==> flow/design.v <==
`default_nettype none
module busBridge3
  (i_CLK,
   i_rst,
   i_dataRx,
   i_strobeRx,
   o_dataTx,
   i_strobeTx,
   i_strobeSync,
   o_busAddr,
   o_busData,
   i_busData,
   o_busWe,
   o_busRe,
   i_busAck  
   );
   input wire   i_CLK;      
   input wire   i_rst;  
   input wire [7:0] i_dataRx;
   input wire 	    i_strobeRx;  
   output wire [7:0] o_dataTx;
   input wire 	     i_strobeTx;  
   input wire 	     i_strobeSync;
   output reg [31:0] o_busAddr;
   output reg [31:0] o_busData;
   input wire [31:0] i_busData;
   output reg 	     o_busWe;   
   output reg 	     o_busRe;
   input wire 	     i_busAck;
   localparam STROBE_TX_DELAY = 32'd2;  
   reg 		     pendingRead;
   reg [15:0] 	     readMargin;
   reg [15:0] 	     readMarginMin;
   reg [31:0] 	     shiftIn;
   wire [31:0] 	     nextShiftIn = {i_dataRx, shiftIn[31:8]};
   reg [31:0] 	     shiftOut;
   wire [31:0] 	     nextShiftOut = {8'd0, shiftOut[31:8]};
   assign o_dataTx = shiftOut[7:0];
   localparam STATE_IDLE = 8'd0;
   localparam STATE_ADDRINC = 8'd1;
   localparam STATE_WORDWIDTH = 8'd2;
   localparam STATE_NWORDS = 8'd3;
   localparam STATE_ADDRWRITE = 8'd4;
   localparam STATE_WRITE = 8'd5;
   localparam STATE_ADDRREAD = 8'd6;
   localparam STATE_READ = 8'd7;
   localparam STATE_MARGIN = 8'd8;
   reg [1:0] 	     nRemMinusOne;
   reg [7:0] 	     state;
   reg [31:0] 	     addr;
   reg [7:0] 	     config_addrInc;
   reg [1:0] 	     config_wordwidthMinusOne;
   reg [15:0] 	     config_nWordsMinusOne;
   reg [15:0] 	     countNWords;
   task doRead(input [31:0] newAddr, input[15:0] paramCountMinusOne);
      begin
	 o_busRe <= 1'b1;
	 o_busAddr <= newAddr;
	 pendingRead <= 1'b1;
	 addr <= newAddr + {24'd0, config_addrInc};
	 readMargin <= 16'd0;	 
	 if (paramCountMinusOne == 16'd0) begin
	    state <= STATE_IDLE;
	    nRemMinusOne <= 2'd0;		 
	    countNWords <= 16'dx;		 
	 end else begin
	    countNWords <= paramCountMinusOne - 16'd1;
	    state <= STATE_READ;
	    nRemMinusOne <= config_wordwidthMinusOne;		 
	 end
      end
   endtask   
   always @(posedge i_CLK) begin
      o_busWe <= 1'b0;
      o_busRe <= 1'b0;      
      o_busAddr <= 32'bx;      
      o_busData <= 32'bx;      
      readMargin <= (readMargin == 16'hFFFF) ? readMargin : readMargin + 16'd1;
      if (i_strobeTx) begin
	 shiftOut 	<= nextShiftOut;
	 if (pendingRead)
	   readMarginMin <= 16'd0;  
	 else
	   readMarginMin <= readMargin < readMarginMin ? readMargin : readMarginMin;  
      end
      if (i_busAck & pendingRead) begin
	 shiftOut <= i_busData;
	 pendingRead <= 1'b0;
	 readMargin <= 16'd0;
      end
      if (i_strobeRx) begin
	 shiftIn <= nextShiftIn;
	 nRemMinusOne <= nRemMinusOne - 2'd1;
	 if (nRemMinusOne == 2'd0) begin
	    case (state)
	      STATE_IDLE: begin
		 case (i_dataRx)
		   STATE_ADDRWRITE: begin
		      state <= i_dataRx; 
		      nRemMinusOne <= 2'd3;
		   end
		   STATE_WRITE: begin
		      state <= i_dataRx;
		      countNWords <= config_nWordsMinusOne;
		      nRemMinusOne <= config_wordwidthMinusOne;      
		   end
		   STATE_ADDRREAD: begin
		      state <= i_dataRx; 
		      nRemMinusOne <= 2'd3;
		   end
		   STATE_ADDRINC: begin
		      state <= i_dataRx; 
		      nRemMinusOne <= 2'd0;
		   end
		   STATE_WORDWIDTH: begin 
		      state <= i_dataRx; 
		      nRemMinusOne <= 2'd0;
		   end
		   STATE_NWORDS: begin 
		      state <= i_dataRx; 
		      nRemMinusOne <= 2'd1;
		   end
		   STATE_READ: begin
		      doRead(addr, config_nWordsMinusOne);
		   end
		   STATE_MARGIN: begin
		      state <= i_dataRx; 
		      nRemMinusOne <= 2'd0;
		      if (pendingRead) begin
			 shiftOut <= 16'd0;
			 pendingRead <= 1'b0;
		      end else begin
			 shiftOut <= (readMarginMin < STROBE_TX_DELAY) ? 32'd0 : readMarginMin - STROBE_TX_DELAY;
		      end
		      readMarginMin <= 16'hFFFF;
		   end
		   default: begin 
		      state <= STATE_IDLE;
		      nRemMinusOne <= 2'd0;
		   end
		 endcase
	      end
	      STATE_ADDRWRITE: begin 
		 addr <= nextShiftIn;
		 state <= STATE_WRITE;
		 countNWords <= config_nWordsMinusOne;
		 nRemMinusOne <= config_wordwidthMinusOne;      
	      end
	      STATE_ADDRREAD: begin
		 doRead(nextShiftIn, config_nWordsMinusOne);
	      end
	      STATE_ADDRINC: begin 
		 config_addrInc <= nextShiftIn[31:24];
		 state <= STATE_IDLE;
		 nRemMinusOne <= 2'd0;
	      end
	      STATE_WORDWIDTH: begin
		 config_wordwidthMinusOne <= nextShiftIn[31:24];
		 state <= STATE_IDLE;
		 nRemMinusOne <= 2'd0;
	      end
	      STATE_NWORDS: begin
		 config_nWordsMinusOne <= nextShiftIn[31:16];
		 state <= STATE_IDLE;
		 nRemMinusOne <= 2'd0;
	      end
	      STATE_WRITE: begin
		 o_busWe <= 1'b1;
		 o_busAddr <= addr;		 
		 case (config_wordwidthMinusOne)
		   2'd0: o_busData <= {24'd0, nextShiftIn[31:24]};		   
		   2'd1: o_busData <= {16'd0, nextShiftIn[31:16]};
		   2'd2: o_busData <= {8'd0, nextShiftIn[31:8]};
		   2'd3: o_busData <= nextShiftIn;
		 endcase
		 addr <= addr + {24'd0, config_addrInc};
		 if (countNWords == 16'd0) begin
		    state <= STATE_IDLE;
		    nRemMinusOne <= 2'd0;		 
		    countNWords <= 16'dx;		 
		 end else begin
		    countNWords <= countNWords - 16'd1;
		    nRemMinusOne <= config_wordwidthMinusOne;		 
		 end
	      end
	      STATE_READ: begin
		 doRead(addr, countNWords);
	      end
	      STATE_MARGIN: begin
		 state <= STATE_IDLE;
		 nRemMinusOne <= 2'd0;		 	      
	      end
	      default: begin
		 state <= STATE_IDLE;
		 nRemMinusOne <= 2'd0;		 	      
	      end
	    endcase
	 end  
      end  
      if (i_strobeSync) begin
	 state <= STATE_IDLE;
	 nRemMinusOne <= 2'd0;
	 pendingRead <= 1'b0;	 
      end
      if (i_rst) begin
	 o_busWe <= 1'b0;
	 o_busRe <= 1'b0;
	 o_busAddr <= 32'd0;
	 pendingRead <= 1'b0;
	 readMargin <= 16'hFFFF;
	 readMarginMin <= 16'hFFFF;
	 shiftIn <= 32'd0;
	 shiftOut <= 32'd0;
	 nRemMinusOne <= 2'd0;
	 state <= STATE_IDLE;
	 addr <= 32'd0;
	 config_addrInc <= 8'd1;
	 config_wordwidthMinusOne <= 2'd3;
	 config_nWordsMinusOne <= 16'd0;
	 countNWords <= 16'd0;
      end
   end   
endmodule
### Reports on busBridge3

Tool output for the design above, in the order of the flow.
Lines are those of the file above, counted from 1.
Library cell names are shortened.
A cell with - has no value.

| design | value |
|---|---|
| top | busBridge3 |
| clock input | i_CLK |
| cell library | sky130hd |
| library corner | tt_025C_1v80 |

### Elaborated design

Yosys after proc, flatten, opt, wreduce and memory -nomap, before mapping. Memory bits, and registers merged into a memory's read port (data or address), are not among the register bits. Print and check cells are not counted. Equal cells are merged and count once.

| operators by class | value |
|---|---|
| $add $sub $neg | 7 |
| $mul | 0 |
| divide/modulo/power cells | 0 |
| $lt $le $gt $ge | 2 |
| equal/unequal tests | 22 |
| shift-type cells | 0 |
| multiplexer cells | 54 |
| bitwise logic cells | 3 |
| reduce/logical cells | 19 |

Operator list:

| cell | count |
|---|---|
| 2-to-1 mux 32 bit | 15 |
| parallel mux 32 bit (select 4 bit) | 2 |
| 2-to-1 mux 16 bit | 14 |
| parallel mux 32 bit (select 3 bit) | 1 |
| adder 32 x 8 -> 32 bit | 2 |
| == test 8 x 3 -> 1 bit (second input constant) | 8 |
| parallel mux 16 bit (select 4 bit) | 1 |
| parallel mux 16 bit (select 2 bit) | 2 |
| parallel mux 8 bit (select 5 bit) | 1 |
| subtractor 16 x 1 -> 16 bit (second input constant) | 2 |
| logical NOT 16 bit | 2 |
| == test 8 x 2 -> 1 bit (second input constant) | 4 |
| subtractor 16 x 2 -> 17 bit (second input constant) | 1 |
| adder 16 x 1 -> 16 bit (second input constant) | 1 |
| < comparator 16 bit | 1 |
| == test 16 bit (second input constant) | 1 |
| < comparator 16 x 2 -> 1 bit (second input constant) | 1 |
| == test 8 x 1 -> 1 bit (second input constant) | 2 |
| parallel mux 8 bit (select 2 bit) | 1 |
| parallel mux 2 bit (select 4 bit) | 2 |
| AND reduction 3 bit | 4 |
| OR reduction 2 bit | 4 |
| AND reduction 4 bit | 2 |
| == test 8 x 4 -> 1 bit (second input constant) | 1 |
| logical NOT 8 bit | 1 |
| 2-to-1 mux 8 bit | 1 |
| OR reduction 7 bit | 1 |
| 2-to-1 mux 3 bit | 2 |

Not listed: further kinds 14, cells in them 27.

| storage and ports | value |
|---|---|
| flip-flop bits (word level) | 247 |
| latch bits | 0 |
| memory bits (writable) | 0 |
| bits in read-only memories | 0 |
| clocked read ports x word width | 0 |
| memory cells | 0 |
| input bits | 46 |
| cells after elaboration | 123 |

### Logic depth

Yosys ltp: most cells in a row. Word level: on the elaborated netlist, between registers, memories and ports. Mapped: between sequential cells and ports; inverters and the memories' decode and read muxes count.

| depth | value |
|---|---|
| depth in word-level cells | 8 |
| ABC_AREA | 1 |
| depth in mapped cells | 24 |
| mapped depth without buffers | 21 |

### Synthesis result

Source: synth_stat.txt of the flow (Yosys; design flattened, memories mapped). It holds for the ABC_AREA given above (unset counts as 0); a run with the other value may have another netlist.

| synthesis totals | value |
|---|---|
| cells in the netlist | 1,840 |
| synthesis area | 12,913.6 µm² |
| sequential area | 4,784.6 µm² |
| mapped flip-flops | 239 |
| buffer cells | 96 |

Cells by type:

| cell type | count |
|---|---|
| dfxtp_1 | 239 |
| nand2_1 | 369 |
| a21oi_1 | 172 |
| o21ai_0 | 136 |
| nor2_1 | 172 |
| inv_1 | 164 |
| nand3_1 | 122 |
| o211ai_1 | 53 |
| ha_1 | 28 |
| xor2_1 | 30 |
| clkbuf_1 | 62 |
| a211oi_1 | 29 |
| nand4_1 | 24 |
| o22ai_1 | 24 |
| nand2_2 | 19 |
| nor2_4 | 10 |
| buf_2 | 22 |
| o221ai_1 | 12 |

Not listed: further types 41, cells in them 153.

### Timing after synthesis

OpenSTA on the mapped netlist: ideal clock, no wires. The path of least setup slack (recovery checks aside). Input and output delay are each 20% of the period. Register names are those of the netlist, which keeps one name where synthesis merged equal registers.

| timing path post-synthesis | value |
|---|---|
| kind | register to register |
| start point | register state[1] |
| end point | register addr[29] |
| clock period | 5,000 ps |
| setup time | 131 ps |
| arrival time | 3,007 ps |
| data required time | 4,869 ps |
| slack | 1,862 ps |
| path delay | 3,138 ps |
| driving pins on the path | 21 |
| synthesis period reached | 3,138 ps |

"path delay" is the arrival time less input delay plus setup time.
"driving pins on the path": output pins that drive a net of the path, with the launching flip-flop's if there is one; two outputs of one cell count as two.
"synthesis period reached" = period - worst setup slack (recovery checks aside). The figure is calculated, with input and output delays left at 20% of the set period.
The rows between start and end are the longest chain of elaborated cells between them; the timing report does not say that the signal goes this way. Where chains are equally long, one stands for them.
Each line given opens the expression or statement behind the cell; cells for indexed reads and writes are added by Yosys, which also makes memories of some case tables.
A register here has more assigning lines than the two given.

| on the way, post-synthesis | value |
|---|---|
| path through | dfxtp_1 > nand2_2 > nor2_8 > nand2_4 > clkbuf_1 > inv_1 > buf_2 > buf_1 > a21oi_1 > ha_1 > or2_2 > nand3_1 > nand3_1 > nand3_1 > nand2_1 > nand2_1 > nor2_2 > nand3_1 > nand3_1 > nand2_1 > a21oi_2 |
| length of the longest elaborated chain | 4 |

RTL lines, path post-synthesis:

| item | RTL line | text |
|---|---|---|
| start: declaration | 49 | `reg [7:0] state;` |
| start: assignment | 99 | `state <= i_dataRx;` |
| start: assignment | 103 | `state <= i_dataRx;` |
| == test 8 x 3 -> 1 bit | 95 | `case (state)` |
| OR reduction 2 bit | - |  |
| nonzero test 4 bit | - |  |
| AND reduction 4 bit | - |  |
| end: assignment | 144 | `addr <= nextShiftIn;` |
| end: assignment | 176 | `addr <= addr + {24'd0, config_addrInc};` |
| end: declaration | 50 | `reg [31:0] addr;` |

### Path in the finished layout

Path of least setup slack in the final report of run 1 (OpenROAD, finished layout, wires in). Where an end is a register, its clock arrival counts in the times.
The report prints the path's times to 10 ps; the period is as set.

| timing path after layout | value |
|---|---|
| kind | register to register |
| start point | register state[1] |
| end point | register addr[28] |
| clock period | 5,000 ps |
| setup time | 130 ps |
| arrival time | 5,070 ps |
| data required time | 5,470 ps |
| slack | 400 ps |
| driving pins on the path | 23 |

The rows between start and end are the longest chain of elaborated cells between them; the timing report does not say that the signal goes this way. Where chains are equally long, one stands for them.
A register here has more assigning lines than the two given.

| on the way, after layout | value |
|---|---|
| path through | dfxtp_1 > nand2_2 > nor2_8 > nand2_4 > clkbuf_1 > inv_1 > buf_2 > buf_2 > nor2_1 > a21oi_1 > ha_1 > fa_1 > nand3_1 > nand2_1 > nand4_1 > nand2_1 > inv_1 > nor2_1 > nand3_1 > nand2_1 > nand3_1 > nand2_1 > a21oi_1 |
| length of the longest elaborated chain | 4 |

RTL lines, path after layout:

| item | RTL line | text |
|---|---|---|
| start: declaration | 49 | `reg [7:0] state;` |
| start: assignment | 99 | `state <= i_dataRx;` |
| start: assignment | 103 | `state <= i_dataRx;` |
| == test 8 x 3 -> 1 bit | 95 | `case (state)` |
| OR reduction 2 bit | - |  |
| nonzero test 4 bit | - |  |
| AND reduction 4 bit | - |  |
| end: assignment | 144 | `addr <= nextShiftIn;` |
| end: assignment | 176 | `addr <= addr + {24'd0, config_addrInc};` |
| end: declaration | 50 | `reg [31:0] addr;` |

Ticket comment

5 stored runs of busBridge3 in the flow (synthesis by Yosys, layout by OpenROAD, sky130hd cells), in arbitrary order. Constraints: input delay and output delay 20% of the set period each, output load 0.01 pF.
"clock period reached": clock period set for the run, less the worst setup slack. It is reckoned from that one timing run; input and output delays stay at 20% of the period that was set.
"time of the worst setup path" is the time allowed to the run's worst setup path (the clock period less input and output delay, where it has them) less its slack. Clock arrival times count: a late capture clock shortens it, a late launch clock lengthens it.
"total power after layout" rests on the timing tool's default activity at the inputs, not on a simulated workload.
"time of the worst setup path" is known to 10 ps.
A setting shown as . is not set for that run.

| stored run | ABC_AREA | CELL_PAD_IN_SITES_GLOBAL_PLACEMENT | CORE_MARGIN | CORE_UTILIZATION | GPL_TIMING_DRIVEN | HOLD_SLACK_MARGIN | MAX_ROUTING_LAYER | MIN_ROUTING_LAYER | PLACE_DENSITY_LB_ADDON | SETUP_SLACK_MARGIN | TNS_END_PERCENT | period_ns | CAP_MARGIN | SLEW_MARGIN | CELL_PAD_IN_SITES_DETAIL_PLACEMENT | CORE_ASPECT_RATIO | CTS_CLUSTER_SIZE | chip area in the Yosys report (µm²) | die area (µm²) | standard-cell area after layout (µm²) | final design utilization (%) | worst slack on setup checks (ps) | final setup TNS (ps) | post-route worst hold slack (ps) | total power after layout (µW) | clock period reached (ps) | time of the worst setup path (ps) | critical path kind |
|---|---|---|---|---|---|---|---|---|---|---|---|---|---|---|---|---|---|---|---|---|---|---|---|---|---|---|---|---|
| run 1 | 1 | 2 | 8 | 25 | 0 | 0.21 | met4 | met2 | 0.1 | 0.11 | 20 | 5.0 | 20 | 20 | . | . | . | 12,913.6 | 59,182.7 | 15,974.1 | 31.2 | 402 | 0 | 440 | 5,291 | 4,598 | 4,600 | register to register |
| run 2 | 1 | 2 | 8 | 25 | 0 | 0.06 | met4 | . | 0.1 | . | 20 | 5.0 | 20 | 20 | . | . | . | 12,913.6 | 59,182.7 | 16,123.0 | 31.5 | 575 | 0 | 440 | 5,488 | 4,425 | 4,430 | register to register |
| run 3 | . | . | 2 | 40 | . | . | . | . | . | 0.14 | . | 4.75 | 20 | 20 | . | . | . | 12,998.7 | 33,955.4 | 15,441.1 | 47.8 | 464 | 0 | 454 | 5,683 | 4,286 | 4,290 | register to register |
| run 4 | 1 | 1 | 2 | 25 | 0 | 0.21 | met4 | met2 | 0.1 | 0.11 | 20 | 5.0 | 15 | 20 | . | . | . | 12,913.6 | 53,488.1 | 16,129.2 | 31.5 | 713 | 0 | 439 | 5,570 | 4,287 | 4,290 | register to register |
| run 5 | 1 | . | 10 | 45 | 1 | -0.07 | met5 | . | 0.22 | 0.24 | 5 | 2.9 | 25 | 20 | 1 | 0.62 | 81 | 12,913.6 | 36,066.9 | 15,887.7 | 56.6 | 10 | 0 | 464 | 8,339 | 2,890 | 2,890 | register to register |
